==> flow/design.v <==
module USER_PRJ1 #( parameter pADDR_WIDTH   = 12,
                   parameter pDATA_WIDTH   = 32
                 )
(
  output wire                        awready,
  output wire                        arready,
  output wire                        wready,
  output wire                        rvalid,
  output wire  [(pDATA_WIDTH-1) : 0] rdata,
  input  wire                        awvalid,
  input  wire                [11: 0] awaddr,
  input  wire                        arvalid,
  input  wire                [11: 0] araddr,
  input  wire                        wvalid,
  input  wire  [(pDATA_WIDTH-1) : 0] wdata,
  input  wire                        rready,
  input  wire                        ss_tvalid,
  input  wire  [(pDATA_WIDTH-1) : 0] ss_tdata,
  input  wire                        sm_tready,
  output wire                        ss_tready,
  output wire                        sm_tvalid,
  output wire  [(pDATA_WIDTH-1) : 0] sm_tdata,
  input  wire                        axi_clk,
  input  wire                        axi_reset_n
);
wire [3:0]  tap_WE;
wire        tap_EN;
wire [11:0] tap_A;
wire [31:0] tap_Di, tap_Do;
bram11 tap_ram(
    .clk(axi_clk),
    .we(|tap_WE),
    .re(tap_EN),
    .waddr(tap_A),
    .raddr(tap_A),
    .wdi(tap_Di),
    .rdo(tap_Do)
);
wire [3:0]  data_WE;
wire        data_EN;
wire [11:0] data_A;
wire [31:0] data_Di, data_Do;
bram11 data_ram(
    .clk(axi_clk),
    .we(|data_WE),
    .re(data_EN),
    .waddr(data_A),
    .raddr(data_A),
    .wdi(data_Di),
    .rdo(data_Do)
);
fir inst_fir(
    .awready(awready),
    .wready(wready),
    .awvalid(awvalid),
    .awaddr(awaddr),
    .wvalid(wvalid),
    .wdata(wdata),
    .arready(arready),
    .rready(rready),
    .arvalid(arvalid),
    .araddr(araddr),
    .rvalid(rvalid),
    .rdata(rdata),    
    .ss_tvalid(ss_tvalid), 
    .ss_tdata(ss_tdata), 
    .ss_tlast(1'b0),
    .ss_tready(ss_tready), 
    .sm_tready(sm_tready), 
    .sm_tvalid(sm_tvalid), 
    .sm_tdata(sm_tdata), 
    .tap_WE(tap_WE),
    .tap_EN(tap_EN),
    .tap_Di(tap_Di),
    .tap_A(tap_A),
    .tap_Do(tap_Do),
    .data_WE(data_WE),
    .data_EN(data_EN),
    .data_Di(data_Di),
    .data_A(data_A),
    .data_Do(data_Do),
    .axis_clk(axi_clk),
    .axis_rst_n(axi_reset_n)
);
endmodule  
module fir 
#(  parameter pADDR_WIDTH = 12,
    parameter pDATA_WIDTH = 32,
    parameter Tape_Num    = 10  
)
(
    output  wire                     awready,  
    output  wire                      wready,   
    input   wire                     awvalid,  
    input   wire [(pADDR_WIDTH-1):0] awaddr,   
    input   wire                     wvalid,  
    input   wire [(pDATA_WIDTH-1):0] wdata,   
    output  wire                     arready,  
    input   wire                     rready,  
    input   wire                     arvalid,  
    input   wire [(pADDR_WIDTH-1):0] araddr,  
    output  reg                      rvalid,  
    output  reg  [(pDATA_WIDTH-1):0] rdata,   
    input   wire                     ss_tvalid,  
    input   wire [(pDATA_WIDTH-1):0] ss_tdata,  
    input   wire                     ss_tlast,  
    output  reg                      ss_tready,  
    input   wire                     sm_tready,  
    output  reg                      sm_tvalid,  
    output  reg  [(pDATA_WIDTH-1):0] sm_tdata,  
    output  reg                      sm_tlast,  
    output  reg  [3:0]               tap_WE,
    output  wire                     tap_EN,
    output  reg  [(pDATA_WIDTH-1):0] tap_Di,
    output  wire   [(pADDR_WIDTH-1):0] tap_A,
    input   wire [(pDATA_WIDTH-1):0] tap_Do,
    output  reg  [3:0]               data_WE,
    output  wire                     data_EN,
    output  reg  [(pDATA_WIDTH-1):0] data_Di,
    output  wire [(pADDR_WIDTH-1):0] data_A,
    input   wire [(pDATA_WIDTH-1):0] data_Do,
    input   wire                     axis_clk,
    input   wire                     axis_rst_n
);
localparam S_RESET_RAM = 0;
localparam S_COMPUTE = 1;
localparam S_READY = 2;
localparam S_DONE = 3;
localparam S_FIN = 4;
localparam S_WAIT_START = 5;
reg ap_done_w, ap_done_r;
reg ap_idle_w, ap_idle_r;
reg ap_start_w, ap_start_r;
reg rvalid_w;
reg [(pDATA_WIDTH-1):0] rdata_w;
reg read_axil_wait_w, read_axil_wait_r;
reg tap_A_read, tap_A_write;
reg [(pDATA_WIDTH-1):0] data_len_w,data_len_r;
wire [31:0] addr_map_0_data;
reg [3:0] data_A_byte;
reg [3:0] state_w, state_r;
reg [3:0] data_addr_cnt_w, data_addr_cnt_r;
reg [3:0] data_addr_base_w, data_addr_base_r;
reg [(pDATA_WIDTH-1):0] res_w,res_r;
reg last_one_w, last_one_r;
wire [31:0] mac_result;
assign addr_map_0_data = {{29{1'b0}},ap_idle_r,ap_done_r,ap_start_r};
assign tap_EN = 1'b1;
assign data_EN = 1'b1;
assign tap_A =  tap_A_write ? awaddr-64 : 
                tap_A_read ? araddr-64 : data_addr_cnt_r;
assign wready = awvalid && wvalid;
assign awready = awvalid && wvalid;
assign data_A = data_A_byte;
assign arready = 1;
assign mac_result = $signed(res_r) + $signed($signed(data_Do) * $signed(tap_Do));
always @(*) begin
    state_w = state_r;
    case (state_r)
        S_RESET_RAM:begin
            if(data_addr_cnt_r == Tape_Num)begin
                state_w = S_WAIT_START;
            end
        end
        S_WAIT_START:begin
            if(ap_start_r)begin
                state_w = S_READY;
            end
        end
        S_READY:begin
            if(ss_tvalid)begin
                state_w = S_COMPUTE;
            end
        end
        S_COMPUTE:begin
            if(data_addr_cnt_r == Tape_Num+1)begin
                state_w = S_DONE;
            end
        end
        S_DONE:begin
            if(sm_tready)begin
                if(last_one_r) 
                    state_w = S_FIN;
                else
                    state_w = S_READY;
            end
        end
    endcase
end
always @(*) begin
    data_addr_cnt_w = data_addr_cnt_r;
    data_WE = 4'b0000;
    data_Di = 0;
    data_A_byte = 0;
    ap_done_w = ap_done_r;
    ap_idle_w = ap_idle_r;
    data_addr_base_w = data_addr_base_r;
    last_one_w = last_one_r;
    ss_tready = 0;
    sm_tvalid = 0;
    sm_tdata = 0;
    res_w = res_r;
    case (state_r)
        S_RESET_RAM:begin
            data_WE = 4'b1111;
            data_Di = 0;
            data_A_byte = data_addr_cnt_r;
            if (data_addr_cnt_r == Tape_Num)begin
                data_addr_cnt_w = data_addr_cnt_r;
                ap_idle_w = 0;
            end
            else begin
                data_addr_cnt_w = data_addr_cnt_r + 1;
            end
        end
        S_WAIT_START:begin
            data_addr_cnt_w = 0;
        end
        S_READY:begin
            ss_tready = 1;
            res_w = 0;
            if(ss_tvalid)begin
                data_Di = ss_tdata;
                data_WE = 4'b1111;
                data_A_byte = data_addr_base_r;
            end
        end
        S_COMPUTE:begin
            res_w = (data_addr_cnt_r == 0) ? res_r : mac_result;
            data_A_byte = (data_addr_base_r + data_addr_cnt_r > Tape_Num) ? 
                        data_addr_base_r + data_addr_cnt_r - Tape_Num - 1 : 
                        data_addr_base_r + data_addr_cnt_r;
            if(data_addr_cnt_r == Tape_Num+1)begin
                data_addr_cnt_w = 0;
                if(data_addr_base_r == 0)begin
                    data_addr_base_w = Tape_Num;
                end
                else begin
                    data_addr_base_w = data_addr_base_r - 1;
                end
                if(ss_tlast)begin
                    ap_done_w = 1;
                    ap_idle_w = 1;
                end
            end
            else begin
                data_addr_cnt_w = data_addr_cnt_r + 1;
            end
        end
        S_DONE:begin
            sm_tvalid = 1;
            sm_tdata = res_r;
            if(sm_tready)begin
                res_w = 0;
                last_one_w = ss_tlast;
            end
        end
        S_FIN:begin
        end
    endcase
end
always @(*) begin
    tap_A_write = 0;
    tap_Di = 0;
    tap_WE = 0;
    ap_start_w = 0;
    data_len_w = data_len_r;
    if(awvalid && wvalid)begin
        if(awaddr >= 64)begin
            tap_A_write = 1;
            tap_Di = wdata;
            tap_WE = 4'b1111;
        end
        else begin
            if (awaddr == 0)begin
                ap_start_w = 1;
            end
            else begin  
                data_len_w = wdata;
            end
        end
    end
end
always @(*) begin
    rvalid_w = 0;
    rdata_w = 0;
    read_axil_wait_w = 0;
    tap_A_read = 0;
    if(arvalid)begin
        if(araddr == 0)begin
            rdata_w = addr_map_0_data;
            rvalid_w = 1;
        end
        else begin
            if(read_axil_wait_r == 0) begin
                read_axil_wait_w = 1;
                tap_A_read = 1;
            end
            else begin
                rdata_w = tap_Do;
                rvalid_w = 1;
            end
        end
    end
end
always @(posedge axis_clk or negedge axis_rst_n) begin
    if(!axis_rst_n) begin
        ap_done_r <= 1'b0;
        ap_idle_r <= 1'b1;  
        ap_start_r <= 1'b0;
        rdata <= 0;
        rvalid <= 0;
        read_axil_wait_r <= 0;
        data_len_r <= 0;
        data_addr_cnt_r <= 0;
        state_r <= S_RESET_RAM;
        data_addr_base_r <= Tape_Num;
        res_r <= 0;
        last_one_r <= 0;
    end 
    else begin
        ap_done_r <= ap_done_w;
        ap_idle_r <= ap_idle_w;
        ap_start_r <= ap_start_w;
        rdata <= rdata_w;
        rvalid <= rvalid_w;
        read_axil_wait_r <= read_axil_wait_w;
        data_len_r <= data_len_w;
        data_addr_cnt_r <= data_addr_cnt_w;
        state_r <= state_w;
        data_addr_base_r <= data_addr_base_w;
        res_r <= res_w;
        last_one_r <= last_one_w;
    end
end
endmodule
module bram11 (clk, we, re, waddr, raddr, wdi, rdo);
    parameter ADDR_WIDTH = 12;
    parameter SIZE = 11;
    parameter BIT_WIDTH = 32;
    input                          clk;
    input                          we, re;
    input [ADDR_WIDTH-1:0]         waddr, raddr;
    input [BIT_WIDTH-1:0]          wdi;
    output reg [BIT_WIDTH-1:0]     rdo;
    reg [BIT_WIDTH-1:0] RAM [SIZE-1:0];
    wire [BIT_WIDTH-1:0] ram0 = RAM[0];
    wire [BIT_WIDTH-1:0] ram1 = RAM[1];
    wire [BIT_WIDTH-1:0] ram2 = RAM[2];
    wire [BIT_WIDTH-1:0] ram3 = RAM[3];
    wire [BIT_WIDTH-1:0] ram4 = RAM[4];
    wire [BIT_WIDTH-1:0] ram5 = RAM[5];
    wire [BIT_WIDTH-1:0] ram6 = RAM[6];
    wire [BIT_WIDTH-1:0] ram7 = RAM[7];
    wire [BIT_WIDTH-1:0] ram8 = RAM[8];
    wire [BIT_WIDTH-1:0] ram9 = RAM[9];
    wire [BIT_WIDTH-1:0] ram10 = RAM[10];
    always @(posedge clk)begin
        if(re) rdo <= RAM[raddr];
    end
    always @(posedge clk)begin
        if(we) RAM[waddr] <= wdi;
    end
endmodule
# Reports on USER_PRJ1

What the tools print for USER_PRJ1, step after step.
Lines are those of the file above, counted from 1.
Operators carry their Yosys type and port widths (W data, S select, Z words).
Library cell names are shortened.
A cell with -- has no value.

Top module: USER_PRJ1
Clock input: axi_clk
Standard-cell library: sky130hd
Corner: tt_025C_1v80

# Elaborated design

Counts by Yosys on the flattened word-level netlist (proc, flatten, opt, wreduce; memories kept). Register bits leave out memories and registers merged into their read ports (data or address). Print and check cells are left out. Cells with the same type and inputs are merged into one.
Memory sizes are those after Yosys's memory passes, which may raise the word count (mostly to a power of two), join words into wider ones and drop unused or constant bits.

Word width x clocked read ports: 64
Register bits after elaboration: 80
Memory bits (writable): 704
Memories kept: 2
Input port bits: 96

Add/subtract/negate cells: 8
$lt $le $gt $ge: 2
Multiply operators: 1
Muxes and demuxes: 49
Reductions and logical operators: 16
Equality and inequality tests: 13

Memory list:

| memory       | depth | width | rd ports | wr ports | line | source |
| data_ram.RAM | 11    | 32    | 1        | 1        | 346  | `reg [BIT_WIDTH-1:0] RAM [SIZE-1:0];` |
| tap_ram.RAM  | 11    | 32    | 1        | 1        | 346  |  |

Operators by type and width:

| cell                  | number |
| $mul A32 B32 Y32      | 1 |
| $mux W32              | 12 |
| $pmux W32 S3          | 1 |
| $mux W4               | 17 |
| $add A32 B32 Y32      | 1 |
| $logic_not A12 Y1     | 2 |
| $pmux W4 S3           | 2 |
| $pmux W4 S5           | 1 |
| $sub A4 B1 Y4 const B | 4 |
| $mux W1               | 15 |
| $ge A12 B7 Y1 const B | 1 |
| $logic_not A4 Y1      | 3 |
| $ne A2 B2 Y1 const B  | 4 |
| $eq A4 B2 Y1 const B  | 2 |
| $eq A4 B4 Y1 const B  | 2 |
| $reduce_or A4 Y1      | 2 |
| $pmux W4 S2           | 1 |
| $ne A2 B1 Y1 const B  | 3 |
| $reduce_and A2 Y1     | 3 |
| $reduce_bool A3 Y1    | 2 |
| $reduce_and A6 Y1     | 1 |
| $add A4 B4 Y5         | 1 |
| $gt A5 B4 Y1 const B  | 1 |
| $reduce_bool A5 Y1    | 1 |
| $add A4 B1 Y4 const B | 1 |
| $eq A4 B1 Y1 const B  | 1 |
| $eq A4 B3 Y1 const B  | 1 |
| $sub A4 B4 Y4 const B | 1 |

Not listed: further kinds 2, cells in them 2.

# Longest topological paths

Longest topological path by Yosys (ltp), each cell counted once; first at word level (registers and memories cut), then after technology mapping (sequential cells cut; the memories' decode and read muxes count).

Depth in word-level cells: 6
ABC_AREA: 0
Gate-level depth with buffers: 29

# Mapped cells and area

Source: synth_stat.txt of the flow (Yosys; design flattened, memories mapped). It holds for the ABC_AREA given above (unset counts as 0); a run with the other value may have another netlist.

Cells by type:

| cell type | number | area in all (µm²) |
| edfxtp_1  | 704    | 2.11E+04 |
| fa_1      | 439    | 8.79E+03 |
| and2_1    | 384    | 2.4E+03 |
| nand2_1   | 602    | 2.26E+03 |
| ha_1      | 161    | 2.01E+03 |
| inv_1     | 535    | 2.01E+03 |
| dfrtp_1   | 77     | 1.93E+03 |
| mux4_2    | 64     | 1.44E+03 |
| dfxtp_1   | 64     | 1.28E+03 |
| mux2i_1   | 103    | 1.03E+03 |
| clkbuf_1  | 177    | 664.387 |
| xnor2_1   | 71     | 621.846 |
| o21ai_0   | 97     | 485.466 |
| and3_1    | 69     | 431.664 |
| nand3_1   | 77     | 385.37 |
| a21oi_1   | 67     | 335.322 |
| o221ai_1  | 32     | 280.269 |
| nor2_1    | 73     | 274.013 |

Not listed: further types 44, cells in them 250.

Mapped cells: 4046
Buffers: 220
Chip area (Yosys): 49613.8 µm²
Area of sequential cells: 24453.5 µm²
Flip-flops: 849

The figures by module come from a second, unflattened synthesis with its own total; it is not the netlist above.

Cell total of the unflattened synthesis: 3958
Area total of the unflattened synthesis: 51725.9 µm²

Rows give one instance, submodules left out.

Modules:

| module    | cells | area (µm²) | times used |
| bram11    | 770   | 14963.1    | 2 |
| fir       | 2415  | 21780.9    | 1 |
| USER_PRJ1 | 3     | 18.8       | 1 |

# Timing after synthesis

OpenSTA on the mapped netlist: ideal clock, no wires. The path of least setup slack (recovery checks aside). Input and output delay are each 20% of the period. Register names are those of the netlist, which keeps one name where synthesis merged equal registers.

Kind: input -> register
From: in araddr[0]
To: mem tap_ram.RAM[0][0]
Path delay: 5227 ps
External input delay: 1800 ps
Path slack: 1973 ps
Buffers on the path: 2
Clock period: 9000 ps
Driving pins on the path: 10
Required time: 8498 ps
Arrival time: 6525 ps
Synthesis period reached: 7027 ps

"path delay" is the arrival time less input delay plus setup time.
"driving pins on the path" counts driving pins, that of a launching flip-flop among them; a cell with two outputs on the path counts twice.
"synthesis period reached" is the clock period less the worst setup slack; recovery checks do not enter. This is arithmetic on one report: input and output delays are still those of the set period (20% each).
Between the ends stands the longest chain of elaborated cells between them, by number of cells; it is not shown to be the way that was timed. Of several equally long chains one is given.
Each line given opens the expression or statement behind the cell; cells for indexed reads and writes are added by Yosys, which also makes memories of some case tables.

Cells stage by stage: nor4_1 -> a31oi_1 -> and2_1 -> buf_2 -> mux2i_1 -> nor2_1 -> a21oi_2 -> buf_2 -> nand2_1 -> nor4_1
Cells in the longest elaborated chain: 6
Elaborated cells on any way between the ends: 7
Source lines of those cells: 5
Those cells by class: add/sub: 1; mux: 5; reduce/logical: 1

Ends and longest elaborated chain, post-synthesis:

| item               | line | source |
| start: declaration | 13   | `input  wire                [11: 0] araddr,` |
| $logic_not A12 Y1  | 290  | `if(araddr == 0)begin` |
| $mux W1            | 290  |  |
| $mux W1            | 289  | `if(arvalid)begin` |
| $mux W4            | 151  | `tap_A_read ? araddr-64 : data_addr_cnt_r;` |
| $mux W4            | 150  | `assign tap_A =  tap_A_write ? awaddr-64 :` |
| $mux W4            | 362  | `if(we) RAM[waddr] <= wdi;` |
| end: declaration   | 346  | `reg [BIT_WIDTH-1:0] RAM [SIZE-1:0];` |

Nets of the timed path that keep an RTL name, with a line that drives or declares them; the list need not be complete.

Named nets, post-synthesis:

| signal                    | line |
| inst_fir.read_axil_wait_w | 289 |

# Worst path after layout

Path of least setup slack in the final report of flow run A (OpenROAD, finished layout, wires in). Where an end is a register, its clock arrival counts in the times.
The report prints the path's times to 10 ps; the period is as set.

Kind: register -> register
From: reg data_ram.rdo[9]
To: reg inst_fir.res_r[31]
Buffers on the path: 0
Arrival time: 8620 ps
Driving pins on the path: 27
Path slack: 540 ps
Required time: 9160 ps
Clock period: 8590 ps

Between the ends stands the longest chain of elaborated cells between them, by number of cells; it is not shown to be the way that was timed. Of several equally long chains one is given.

Cells stage by stage: dfxtp_1 -> and2_1 -> fa_1 -> fa_1 -> inv_1 -> fa_1 -> inv_1 -> fa_1 -> inv_1 -> fa_1 -> inv_1 -> fa_1 -> fa_1 -> inv_1 -> fa_1 -> inv_1 -> ha_1 -> and3_1 -> nand4_1 -> nor4_1 -> nand4_1 -> a31oi_1 -> o21a_1 -> o21a_1 -> o21ai_0 -> and3_1 -> o31ai_1
Cells in the longest elaborated chain: 4
Elaborated cells on any way between the ends: 4
Source lines of those cells: 3
Those cells by class: add/sub: 1; mul: 1; mux: 2

Ends and longest elaborated chain, post-layout:

| item               | line | source |
| start: declaration | 345  | `output reg [BIT_WIDTH-1:0]     rdo;` |
| $mul A32 B32 Y32   | 156  | `assign mac_result = $signed(res_r) + $signed($signed(data_Do) * $signed(tap_Do));` |
| $add A32 B32 Y32   | 156  |  |
| $mux W32           | 229  | `res_w = (data_addr_cnt_r == 0) ? res_r : mac_result;` |
| $pmux W32 S3       | 203  | `case (state_r)` |
| end: assignment    | 318  | `res_r <= 0;` |
| end: assignment    | 332  | `res_r <= res_w;` |
| end: declaration   | 144  | `reg [(pDATA_WIDTH-1):0] res_w,res_r;` |

# Flow runs of USER_PRJ1

5 stored runs of USER_PRJ1 in the flow (synthesis by Yosys, layout by OpenROAD, sky130hd cells), in arbitrary order. Constraints: input delay and output delay 20% of the set period each, output load 0.01 pF.
"achieved period" = clock period - worst setup slack. The figure is calculated, with input and output delays left at 20% of the set period.
A setting shown as n/a is not set for that run.

| setting or result                  | flow run A | flow run B | flow run C | flow run D | flow run E |
| SETUP_SLACK_MARGIN                 | -0.46      | n/a        | n/a        | 1.59       | 0.26       |
| period_ns                          | 8.59       | 9.1        | 7.5        | 9.0        | 14.8       |
| CAP_MARGIN                         | 20         | 20         | 20         | 10         | 30         |
| CORE_MARGIN                        | 2          | 2          | 2          | 10         | 2          |
| CORE_UTILIZATION                   | 40         | 53         | 40         | 34         | 59         |
| SLEW_MARGIN                        | 20         | 20         | 20         | 40         | 20         |
| CELL_PAD_IN_SITES_DETAIL_PLACEMENT | n/a        | 1          | n/a        | n/a        | 1          |
| CELL_PAD_IN_SITES_GLOBAL_PLACEMENT | n/a        | 2          | n/a        | n/a        | n/a        |
| CORE_ASPECT_RATIO                  | n/a        | 0.57       | n/a        | n/a        | n/a        |
| CTS_CLUSTER_DIAMETER               | n/a        | 189        | n/a        | 333        | 360        |
| CTS_CLUSTER_SIZE                   | n/a        | 26         | n/a        | 57         | 61         |
| ABC_AREA                           | n/a        | n/a        | n/a        | 1          | 1          |
| HOLD_SLACK_MARGIN                  | n/a        | n/a        | n/a        | 0.2        | n/a        |
| MAX_ROUTING_LAYER                  | n/a        | n/a        | n/a        | met5       | n/a        |
| PLACE_DENSITY_LB_ADDON             | n/a        | n/a        | n/a        | 0.24       | 0.11       |
| GPL_TIMING_DRIVEN                  | n/a        | n/a        | n/a        | n/a        | 0          |
| TNS_END_PERCENT                    | n/a        | n/a        | n/a        | n/a        | 65         |
| setup total negative slack (ps)    | 0          | 0          | 0          | 0          | 0          |
| die area (µm²)                     | 126868.0   | 96171.7    | 126868.0   | 169596.0   | 90866.1    |
| post-route utilization (%)         | 45.7       | 58.4       | 46.4       | 37.4       | 64.7       |
| worst hold slack (ps)              | 494        | 501        | 512        | 471        | 474        |
| achieved period (ps)               | 8052       | 8391       | 7254       | 7139       | 9788       |
| synthesis area (µm²)               | 49613.8    | 49613.8    | 49613.8    | 52197.6    | 52197.6    |
| smallest setup slack (ps)          | 538        | 709        | 246        | 1861       | 5012       |
